==> flow/design.v <==
`timescale 1ns / 1ns
module alu_top(clk, a, b, s, result, zero);
input clk;
input [15:0] a, b;
input [3:0] s;
output reg [15:0] result;
output reg zero;
reg [15:0] a_q, b_q;
reg [3:0] s_q;
wire [15:0] alu_result;
wire alu_zero;
always @(posedge clk) begin
    a_q <= a;
    b_q <= b;
    s_q <= s;
    result <= alu_result;
    zero <= alu_zero;
end
alu u_alu(.a(a_q), .b(b_q), .s(s_q), .result(alu_result), .zero_detection(alu_zero));
endmodule

`timescale 1ns / 1ns
module three_to_one_mux(d0,d1,d2,s,y);
input [15:0] d0, d1, d2;
input [1:0] s;
output [15:0] y;
reg [15:0] y;
always@(d0 or d1 or d2 or s)
begin
case(s)
      2'b00  : y = d0;
      2'b01  : y = d1;
      2'b10  : y = d2;
      default : y = d0; 
endcase
end
endmodule
module rotate_right(n, value, result);
	input [15:0] n, value;
	output reg [15:0] result;
	reg [15:0] temp, temp2;
	always@(*)
	begin
		temp = 16'd0;
		temp2 = 16'd0;
		case(n[3:0])
			0:
				begin
				result = value;
				end
			1:
				begin
				temp = { {15 - 1 + 1{1'b0}}, value[1 - 1: 0] };
				temp2 = value >> 1;
				result = {temp[1 - 1: 0] , temp2[15 - 1: 0]};
				end
			2:
				begin
				temp = { {15 - 2 + 1{1'b0}}, value[2 - 1: 0] };
				temp2 = value >> 2;
				result = {temp[2 - 1: 0] , temp2[15 - 2: 0]};
				end
			3:
				begin
				temp = { {15 - 3 + 1{1'b0}}, value[3 - 1: 0] };
				temp2 = value >> 3;
				result = {temp[3 - 1: 0] , temp2[15 - 3: 0]};
				end
			4:
				begin
				temp = { {15 - 4 + 1{1'b0}}, value[4 - 1: 0] };
				temp2 = value >> 4;
				result = {temp[4 - 1: 0] , temp2[15 - 4: 0]};
				end
			5:
				begin
				temp = { {15 - 5 + 1{1'b0}}, value[5 - 1: 0] };
				temp2 = value >> 5;
				result = {temp[5 - 1: 0] , temp2[15 - 5: 0]};
				end
			6:
				begin
				temp = { {15 - 6 + 1{1'b0}}, value[6 - 1: 0] };
				temp2 = value >> 6;
				result = {temp[6 - 1: 0] , temp2[15 - 6: 0]};
				end
			7:
				begin
				temp = { {15 - 7 + 1{1'b0}}, value[7 - 1: 0] };
				temp2 = value >> 7;
				result = {temp[7 - 1: 0] , temp2[15 - 7: 0]};
				end
			8:
				begin
				temp = { {15 - 8 + 1{1'b0}}, value[8 - 1: 0] };
				temp2 = value >> 8;
				result = {temp[8 - 1: 0] , temp2[15 - 8: 0]};
				end
			9:
				begin
				temp = { {15 - 9 + 1{1'b0}}, value[9 - 1: 0] };
				temp2 = value >> 9;
				result = {temp[9 - 1: 0] , temp2[15 - 9: 0]};
				end
			10:
				begin
				temp = { {15 - 10 + 1{1'b0}}, value[10 - 1: 0] };
				temp2 = value >> 10;
				result = {temp[10 - 1: 0] , temp2[15 - 10: 0]};
				end
			11:
				begin
				temp = { {15 - 11 + 1{1'b0}}, value[11 - 1: 0] };
				temp2 = value >> 11;
				result = {temp[11 - 1: 0] , temp2[15 - 11: 0]};
				end
			12:
				begin
				temp = { {15 - 12 + 1{1'b0}}, value[12 - 1: 0] };
				temp2 = value >> 12;
				result = {temp[12 - 1: 0] , temp2[15 - 12: 0]};
				end
			13:
				begin
				temp = { {15 - 13 + 1{1'b0}}, value[13 - 1: 0] };
				temp2 = value >> 13;
				result = {temp[13 - 1: 0] , temp2[15 - 13: 0]};
				end
			14:
				begin
				temp = { {15 - 14 + 1{1'b0}}, value[14 - 1: 0] };
				temp2 = value >> 14;
				result = {temp[14 - 1: 0] , temp2[15 - 14: 0]};
				end
			15:
				begin
				temp = { {15 - 15 + 1{1'b0}}, value[15 - 1: 0] };
				temp2 = value >> 15;
				result = {temp[15 - 1: 0] , temp2[15 - 15: 0]};
				end
		endcase
	end
endmodule
module rotate_left(n, value, result);
	input [15:0] n, value;
	output reg [15:0] result;
	reg [15:0] temp, temp2;
	always@(*)
	begin
		temp = 16'd0;
		temp2 = 16'd0;
		case(n[3:0])
			0:
				begin
				result = value;
				end
			1:
				begin
				temp = { {15 - 1 + 1{1'b0}}, value[15:15 - 1 + 1] };
				temp2 = value << 1;
				result = {temp2[15:1] , temp[1 - 1:0]};
				end
			2:
				begin
				temp = { {15 - 2 + 1{1'b0}}, value[15:15 - 2 + 1] };
				temp2 = value << 2;
				result = {temp2[15:2] , temp[2 - 1:0]};
				end
			3:
				begin
				temp = { {15 - 3 + 1{1'b0}}, value[15:15 - 3 + 1] };
				temp2 = value << 3;
				result = {temp2[15:3] , temp[3 - 1:0]};
				end
			4:
				begin
				temp = { {15 - 4 + 1{1'b0}}, value[15:15 - 4 + 1] };
				temp2 = value << 4;
				result = {temp2[15:4] , temp[4 - 1:0]};
				end
			5:
				begin
				temp = { {15 - 5 + 1{1'b0}}, value[15:15 - 5 + 1] };
				temp2 = value << 5;
				result = {temp2[15:5] , temp[5 - 1:0]};
				end
			6:
				begin
				temp = { {15 - 6 + 1{1'b0}}, value[15:15 - 6 + 1] };
				temp2 = value << 6;
				result = {temp2[15:6] , temp[6 - 1:0]};
				end
			7:
				begin
				temp = { {15 - 7 + 1{1'b0}}, value[15:15 - 7 + 1] };
				temp2 = value << 7;
				result = {temp2[15:7] , temp[7 - 1:0]};
				end
			8:
				begin
				temp = { {15 - 8 + 1{1'b0}}, value[15:15 - 8 + 1] };
				temp2 = value << 8;
				result = {temp2[15:8] , temp[8 - 1:0]};
				end
			9:
				begin
				temp = { {15 - 9 + 1{1'b0}}, value[15:15 - 9 + 1] };
				temp2 = value << 9;
				result = {temp2[15:9] , temp[9 - 1:0]};
				end
			10:
				begin
				temp = { {15 - 10 + 1{1'b0}}, value[15:15 - 10 + 1] };
				temp2 = value << 10;
				result = {temp2[15:10] , temp[10 - 1:0]};
				end
			11:
				begin
				temp = { {15 - 11 + 1{1'b0}}, value[15:15 - 11 + 1] };
				temp2 = value << 11;
				result = {temp2[15:11] , temp[11 - 1:0]};
				end
			12:
				begin
				temp = { {15 - 12 + 1{1'b0}}, value[15:15 - 12 + 1] };
				temp2 = value << 12;
				result = {temp2[15:12] , temp[12 - 1:0]};
				end
			13:
				begin
				temp = { {15 - 13 + 1{1'b0}}, value[15:15 - 13 + 1] };
				temp2 = value << 13;
				result = {temp2[15:13] , temp[13 - 1:0]};
				end
			14:
				begin
				temp = { {15 - 14 + 1{1'b0}}, value[15:15 - 14 + 1] };
				temp2 = value << 14;
				result = {temp2[15:14] , temp[14 - 1:0]};
				end
			15:
				begin
				temp = { {15 - 15 + 1{1'b0}}, value[15:15 - 15 + 1] };
				temp2 = value << 15;
				result = {temp2[15:15] , temp[15 - 1:0]};
				end
		endcase
	end
endmodule
`timescale 1ns / 1ns
module alu(a,b,s,result,zero_detection);
input [15:0] a, b;
input [3:0] s;
output [15:0] result;
output reg zero_detection;
wire [15:0] rol_result, ror_result;
reg [15:0] other_result;
reg [1:0] mux_select;
wire [15:0] temp_result;
rotate_left rl1(.n(a), .value(b), .result(rol_result));
rotate_right rr1(.n(a), .value(b), .result(ror_result));
three_to_one_mux mux_1(.d0(rol_result),.d1(ror_result),.d2(other_result),.s(mux_select),.y(temp_result));
always@(*)
begin
 other_result = 16'd0;
 mux_select = 2'h2;
 case(s)
      4'b1111: begin other_result = a + b; mux_select = 3'h2;end   
      4'b1110: begin other_result = a - b; mux_select = 3'h2;end  
      4'b1101: begin other_result = a & b; mux_select = 3'h2;end 
      4'b1100: begin other_result = a | b; mux_select = 3'h2;end 
      4'b0001: begin other_result = a * b; mux_select = 3'h2;end
      4'b1100: begin other_result = a / b; mux_select = 3'h2;end
      4'b1010: begin other_result = a<<b; mux_select = 3'h2;end
      4'b1011: begin other_result = a>>b; mux_select = 3'h2;end
      4'b1000:    begin 
                  if (a < b) 
                        begin 
                              other_result = 16'd1; 
                              mux_select = 3'h2; 
                        end
                  else
                        begin
                              other_result = 0;
                              mux_select = 3'h2; 
                        end
                  end 
      4'b1001:    begin 
                  if(a > b) 
                        begin
                              other_result = 16'd1; 
                              mux_select = 3'h2;
                        end
                  else
                        begin
                              other_result = 0;
                              mux_select = 3'h2; 
                        end
                  end
      4'b1001: begin mux_select = 3'h0;end
      4'b1010: begin mux_select = 3'h1; end
      default: ;
endcase      
end 
always@(*)
begin
if(result == 0)
      zero_detection = 1;
else
      zero_detection = 0;
end 
assign result = temp_result;
endmodule
From RTL to reports: alu_top
Tool output for the design above, in the order of the flow.
Line numbers count from 1 in the design file above.
Library cell names are shortened.
{ "design": {"top": "alu_top", "clk_port": "clk", "cell_library": "sky130hd", "lib_corner": "tt_025C_1v80"} }

Word-level counts
Source: Yosys, flattened and elaborated, memories not mapped. Widths are those after wreduce; folded enables and synchronous resets count as part of the registers. Registers that Yosys merges into a memory's read port (data or address) are not register bits. Print and check cells do not count. Equal cells are merged and count once.
{ "word_totals": {"regBits": 53, "out_inout_bits": 17} }
{ "op_classes": {"add_sub_neg": 2, "multipliers": 1, "compare": 2, "n_eq": 9, "shift": 2, "muxes": 4, "n_logic": 2, "reduce_logical": 1} }
{ "ops": {"columns": ["operator", "n"], "rows": [
  ["16-bit by 16-bit multiplier with 16-bit output", 1],
  ["16-bit case mux with 9-bit select", 1],
  ["4-bit == test (second input constant)", 8],
  ["16-bit adder", 1],
  ["16-bit subtractor", 1],
  ["16-bit greater-than comparator", 1],
  ["16-bit less-than comparator", 1],
  ["16-bit bitwise AND", 1],
  ["16-bit bitwise OR", 1],
  ["16-bit by 16-bit << shifter with 16-bit output", 1],
  ["16-bit by 16-bit right shift with 16-bit output", 1],
  ["16-bit zero test", 1],
  ["4-bit by 1-bit == test with 1-bit output (second input constant)", 1],
  ["1-bit 2-to-1 mux", 3]
]} }

Logic depth
Yosys ltp: most cells in a row. Word level: on the elaborated netlist, between registers, memories and ports. Mapped: between sequential cells and ports; inverters and the memories' decode and read muxes count.
{ "logic_depth": {"word_depth": 5, "abc_area": 0, "depth_mapped": 26, "depth_no_buf": 23} }

Mapped cells and area
The flow's flattened synthesis, as Yosys stat reports it; memories are mapped. The netlist is that of the ABC_AREA named above (0 if unset); the other value can give another one.
The area totals of this step are shown rounded.
{ "mapped": {"cells": 1092, "mapped_area_um2": 8800, "seq_area_um2": 1100, "ff_cells": 53, "n_buf": 63} }
{ "by_type": {"columns": ["cell_type", "n", "type_area_um2"], "rows": [
  ["fa_1", 81, 1.62E+03],
  ["ha_1", 99, 1.24E+03],
  ["dfxtp_1", 53, 1.06E+03],
  ["inv_1", 155, 581.808],
  ["nor2_1", 119, 446.678],
  ["nand2_1", 111, 416.65],
  ["xnor2_1", 34, 297.786],
  ["a21oi_1", 59, 295.283],
  ["mux4_2", 13, 292.781],
  ["o21ai_0", 37, 185.178],
  ["clkbuf_1", 47, 176.419],
  ["mux2i_1", 16, 160.154],
  ["xor2_1", 15, 131.376],
  ["nor3_1", 19, 95.091],
  ["or4_1", 12, 90.086],
  ["o221ai_1", 9, 78.826],
  ["nand3_1", 15, 75.072],
  ["a221oi_1", 8, 70.067]
]} }
Other cell types: 59; their cells: 190.
The figures by module come from a second, unflattened synthesis with its own total; it is not the netlist above.
{ "unflattened": {"hier_cells": 1892, "hier_area_um2": 14000} }
Each row is one instance without its submodules.
{ "modules": {"columns": ["module", "n_inst", "cells", "mod_area_um2", "seq_area_um2"], "rows": [
  ["alu", 1, 1003, 7400, 0.0],
  ["rotate_left", 1, 393, 2500, 0.0],
  ["rotate_right", 1, 384, 2300, 0.0],
  ["alu_top", 1, 53, 1100, 1100],
  ["three_to_one_mux", 1, 59, 420, 0.0]
]} }

Path before layout
Path of least setup slack by OpenSTA after synthesis, without wires, with an ideal clock, recovery checks aside; 20% of the period is set as input and as output delay. Where synthesis merged equal registers, the netlist keeps one of their names.
{ "synth_path": {"path_type": "reg2reg", "from": "reg b_q[1]", "to": "reg zero", "clock_period_ps": 8000, "setup_time_ps": 65, "arrival_time_ps": 6841, "required_time_ps": 7935, "path_slack_ps": 1095, "delay_ps": 6906, "driving_pins": 26, "period_less_setup_slack_ps": 6905} }
"delay_ps" = arrival - input delay + setup time.
"driving_pins": output pins that drive a net of the path, with the launching flip-flop's if there is one; two outputs of one cell count as two.
"period_less_setup_slack_ps" is the clock period less the worst setup slack; recovery checks do not enter. This is arithmetic on one report: input and output delays are still those of the set period (20% each).
Between the ends stands the longest chain of elaborated cells between them, by number of cells; it is not shown to be the way that was timed. Of several equally long chains one is given.
Each line given opens the expression or statement behind the cell; cells for indexed reads and writes are added by Yosys, which also makes memories of some case tables.
{ "synth_via": {"cell_sequence": "dfxtp_1 > buf_2 > buf_1 > buf_1 > clkbuf_1 > nand2_1 > fa_1 > fa_1 > inv_1 > ha_1 > fa_1 > ha_1 > inv_1 > fa_1 > inv_1 > ha_1 > and2_1 > o21ai_0 > nand2_1 > o41ai_1 > xor2_1 > o211ai_1 > or4_1 > or4_1 > or4_1 > nor2_1", "elab_chain_cells": 5} }
{ "synth_lines": {"columns": ["element", "line_no", "rtl"], "rows": [
  ["start: declaration", 8, "reg [15:0] a_q, b_q;"],
  ["start: assignment", 14, "b_q <= b;"],
  ["16-bit greater-than comparator", 289, "if(a > b)"],
  ["1-bit 2-to-1 mux", 289, null],
  ["16-bit case mux with 9-bit select", 267, "case(s)"],
  ["16-bit zero test", 307, "if(result == 0)"],
  ["1-bit 2-to-1 mux", 307, null],
  ["end: assignment", 17, "zero <= alu_zero;"],
  ["end: declaration", 7, "output reg zero;"]
]} }

Worst path after layout
Path of least setup slack in the final report of flow run 1 (OpenROAD, finished layout, wires in). Where an end is a register, its clock arrival counts in the times.
The path's times are printed in steps of 10 ps; the period is the one set.
{ "layout_path": {"path_type": "reg2reg", "from": "reg a_q[7]", "to": "reg zero", "clock_period_ps": 8000, "setup_time_ps": 60, "arrival_time_ps": 7370, "required_time_ps": 8260, "path_slack_ps": 890, "driving_pins": 21} }
{ "layout_via": {"cell_sequence": "dfxtp_1 > inv_1 > nor2_1 > fa_1 > inv_1 > fa_1 > fa_1 > fa_1 > inv_1 > fa_1 > inv_1 > fa_1 > inv_1 > ha_1 > nor2_1 > nor3_1 > a31oi_1 > xor2_1 > o2111ai_1 > or4_1 > nor2_1"} }
{ "layout_lines": {"columns": ["element", "line_no", "rtl"], "rows": [
  ["start: declaration", 8, "reg [15:0] a_q, b_q;"],
  ["start: assignment", 13, "a_q <= a;"],
  ["end: assignment", 17, "zero <= alu_zero;"],
  ["end: declaration", 7, "output reg zero;"]
]} }
No chain of elaborated cells between the ends is given.

Subject: flow runs of alu_top

Hi,

Measured results for alu_top: 3 stored runs of the Yosys and OpenROAD flow on sky130hd. The settings differ; the order carries no meaning. The constraints put input and output delay at 20% of the set period each and load the outputs with 0.01 pF.
"period_reached_ps" means the clock period less the worst setup slack. The figure is calculated, with input and output delays left at 20% of the set period.
"worst_path_ps" is the time allowed to the run's worst setup path (the clock period less input and output delay, where it has them) less its slack. Clock arrival times count: a late capture clock shortens it, a late launch clock lengthens it.
"final_power_uw" rests on the timing tool's default activity at the inputs, not on a simulated workload.
"worst_path_ps" is given in steps of 10 ps.
Measured values are rounded.

Flow run 1
==> flow/run.sh <==
#!/bin/bash
# the make line also repeats the synthesis and layout settings of config.mk as NAME=value (left out here)
make -C /OpenROAD-flow-scripts/flow DESIGN_CONFIG=/design/flow/config.mk WORK_HOME=/design/flow/orfs CLKGATE_MAP_FILE= finish
==> flow/config.mk <==
export PLATFORM = sky130hd
export DESIGN_NAME = alu_top
export DESIGN_NICKNAME = alu_top
export VERILOG_FILES = /design/flow/design.v
export SDC_FILE = /design/flow/constraint.sdc
export NUM_CORES = 4
export LEC_CHECK = 0
export CAP_MARGIN = 20
export CELL_PAD_IN_SITES_GLOBAL_PLACEMENT = 3
export CORE_ASPECT_RATIO = 1.92
export CORE_MARGIN = 5
export CORE_UTILIZATION = 27
export CTS_CLUSTER_SIZE = 52
export GPL_TIMING_DRIVEN = 1
export HOLD_SLACK_MARGIN = -0.0
export MAX_ROUTING_LAYER = met4
export MIN_ROUTING_LAYER = met2
export PLACE_DENSITY_LB_ADDON = 0.06
export SLEW_MARGIN = 20
export TNS_END_PERCENT = 40
==> flow/constraint.sdc <==
create_clock -name core_clock -period 8.0 [get_ports {clk}]
set_input_delay 1.6000 -clock core_clock [delete_from_list [all_inputs] [get_ports {clk}]]
set_output_delay 1.6000 -clock core_clock [all_outputs]
set_load 0.01 [all_outputs]

==> results of flow run 1, as JSON <==
{
  "ys_area_um2": 8800,
  "final_die_area_um2": 37000,
  "finalCellArea_um2": 10000,
  "layout_utilization_frac": 0.31,
  "worstSetupSlack_ps": 890,
  "fin_tns_ps": 0,
  "hold_worst_slack_ps": 850,
  "final_power_uw": 2700,
  "period_reached_ps": 7107,
  "worst_path_ps": 7110,
  "path_kind": "reg2reg"
}

Flow run 2
==> flow/run.sh <==
#!/bin/bash
# the make line also repeats the synthesis and layout settings of config.mk as NAME=value (left out here)
make -C /OpenROAD-flow-scripts/flow DESIGN_CONFIG=/design/flow/config.mk WORK_HOME=/design/flow/orfs CLKGATE_MAP_FILE= finish
==> flow/config.mk <==
export PLATFORM = sky130hd
export DESIGN_NAME = alu_top
export DESIGN_NICKNAME = alu_top
export VERILOG_FILES = /design/flow/design.v
export SDC_FILE = /design/flow/constraint.sdc
export NUM_CORES = 4
export LEC_CHECK = 0
export CAP_MARGIN = 20
export CORE_MARGIN = 2
export CORE_UTILIZATION = 40
export SETUP_SLACK_MARGIN = 1.73
export SLEW_MARGIN = 20
==> flow/constraint.sdc <==
create_clock -name core_clock -period 7.29 [get_ports {clk}]
set_input_delay 1.4580 -clock core_clock [delete_from_list [all_inputs] [get_ports {clk}]]
set_output_delay 1.4580 -clock core_clock [all_outputs]
set_load 0.01 [all_outputs]

==> results of flow run 2, as JSON <==
{
  "ys_area_um2": 8800,
  "final_die_area_um2": 23000,
  "finalCellArea_um2": 11000,
  "layout_utilization_frac": 0.48,
  "worstSetupSlack_ps": 1300,
  "fin_tns_ps": 0,
  "hold_worst_slack_ps": 840,
  "final_power_uw": 3100,
  "period_reached_ps": 5944,
  "worst_path_ps": 5940,
  "path_kind": "reg2reg"
}

Flow run 3
==> flow/run.sh <==
#!/bin/bash
# the make line also repeats the synthesis and layout settings of config.mk as NAME=value (left out here)
make -C /OpenROAD-flow-scripts/flow DESIGN_CONFIG=/design/flow/config.mk WORK_HOME=/design/flow/orfs CLKGATE_MAP_FILE= finish
==> flow/config.mk <==
export PLATFORM = sky130hd
export DESIGN_NAME = alu_top
export DESIGN_NICKNAME = alu_top
export VERILOG_FILES = /design/flow/design.v
export SDC_FILE = /design/flow/constraint.sdc
export NUM_CORES = 4
export LEC_CHECK = 0
export ABC_AREA = 1
export CAP_MARGIN = 20
export CELL_PAD_IN_SITES_DETAIL_PLACEMENT = 2
export CELL_PAD_IN_SITES_GLOBAL_PLACEMENT = 3
export CORE_ASPECT_RATIO = 0.54
export CORE_MARGIN = 5
export CORE_UTILIZATION = 27
export CTS_CLUSTER_SIZE = 52
export GPL_TIMING_DRIVEN = 1
export HOLD_SLACK_MARGIN = -0.0
export MAX_ROUTING_LAYER = met4
export MIN_ROUTING_LAYER = met2
export PLACE_DENSITY_LB_ADDON = 0.06
export SLEW_MARGIN = 20
export TNS_END_PERCENT = 40
==> flow/constraint.sdc <==
create_clock -name core_clock -period 8.0 [get_ports {clk}]
set_input_delay 1.6000 -clock core_clock [delete_from_list [all_inputs] [get_ports {clk}]]
set_output_delay 1.6000 -clock core_clock [all_outputs]
set_load 0.01 [all_outputs]

==> results of flow run 3, as JSON <==
{
  "ys_area_um2": 9800,
  "final_die_area_um2": 40000,
  "finalCellArea_um2": 11000,
  "layout_utilization_frac": 0.3,
  "worstSetupSlack_ps": 1200,
  "fin_tns_ps": 0,
  "hold_worst_slack_ps": 920,
  "final_power_uw": 2700,
  "period_reached_ps": 6843,
  "worst_path_ps": 6840,
  "path_kind": "reg2reg"
}

Regards
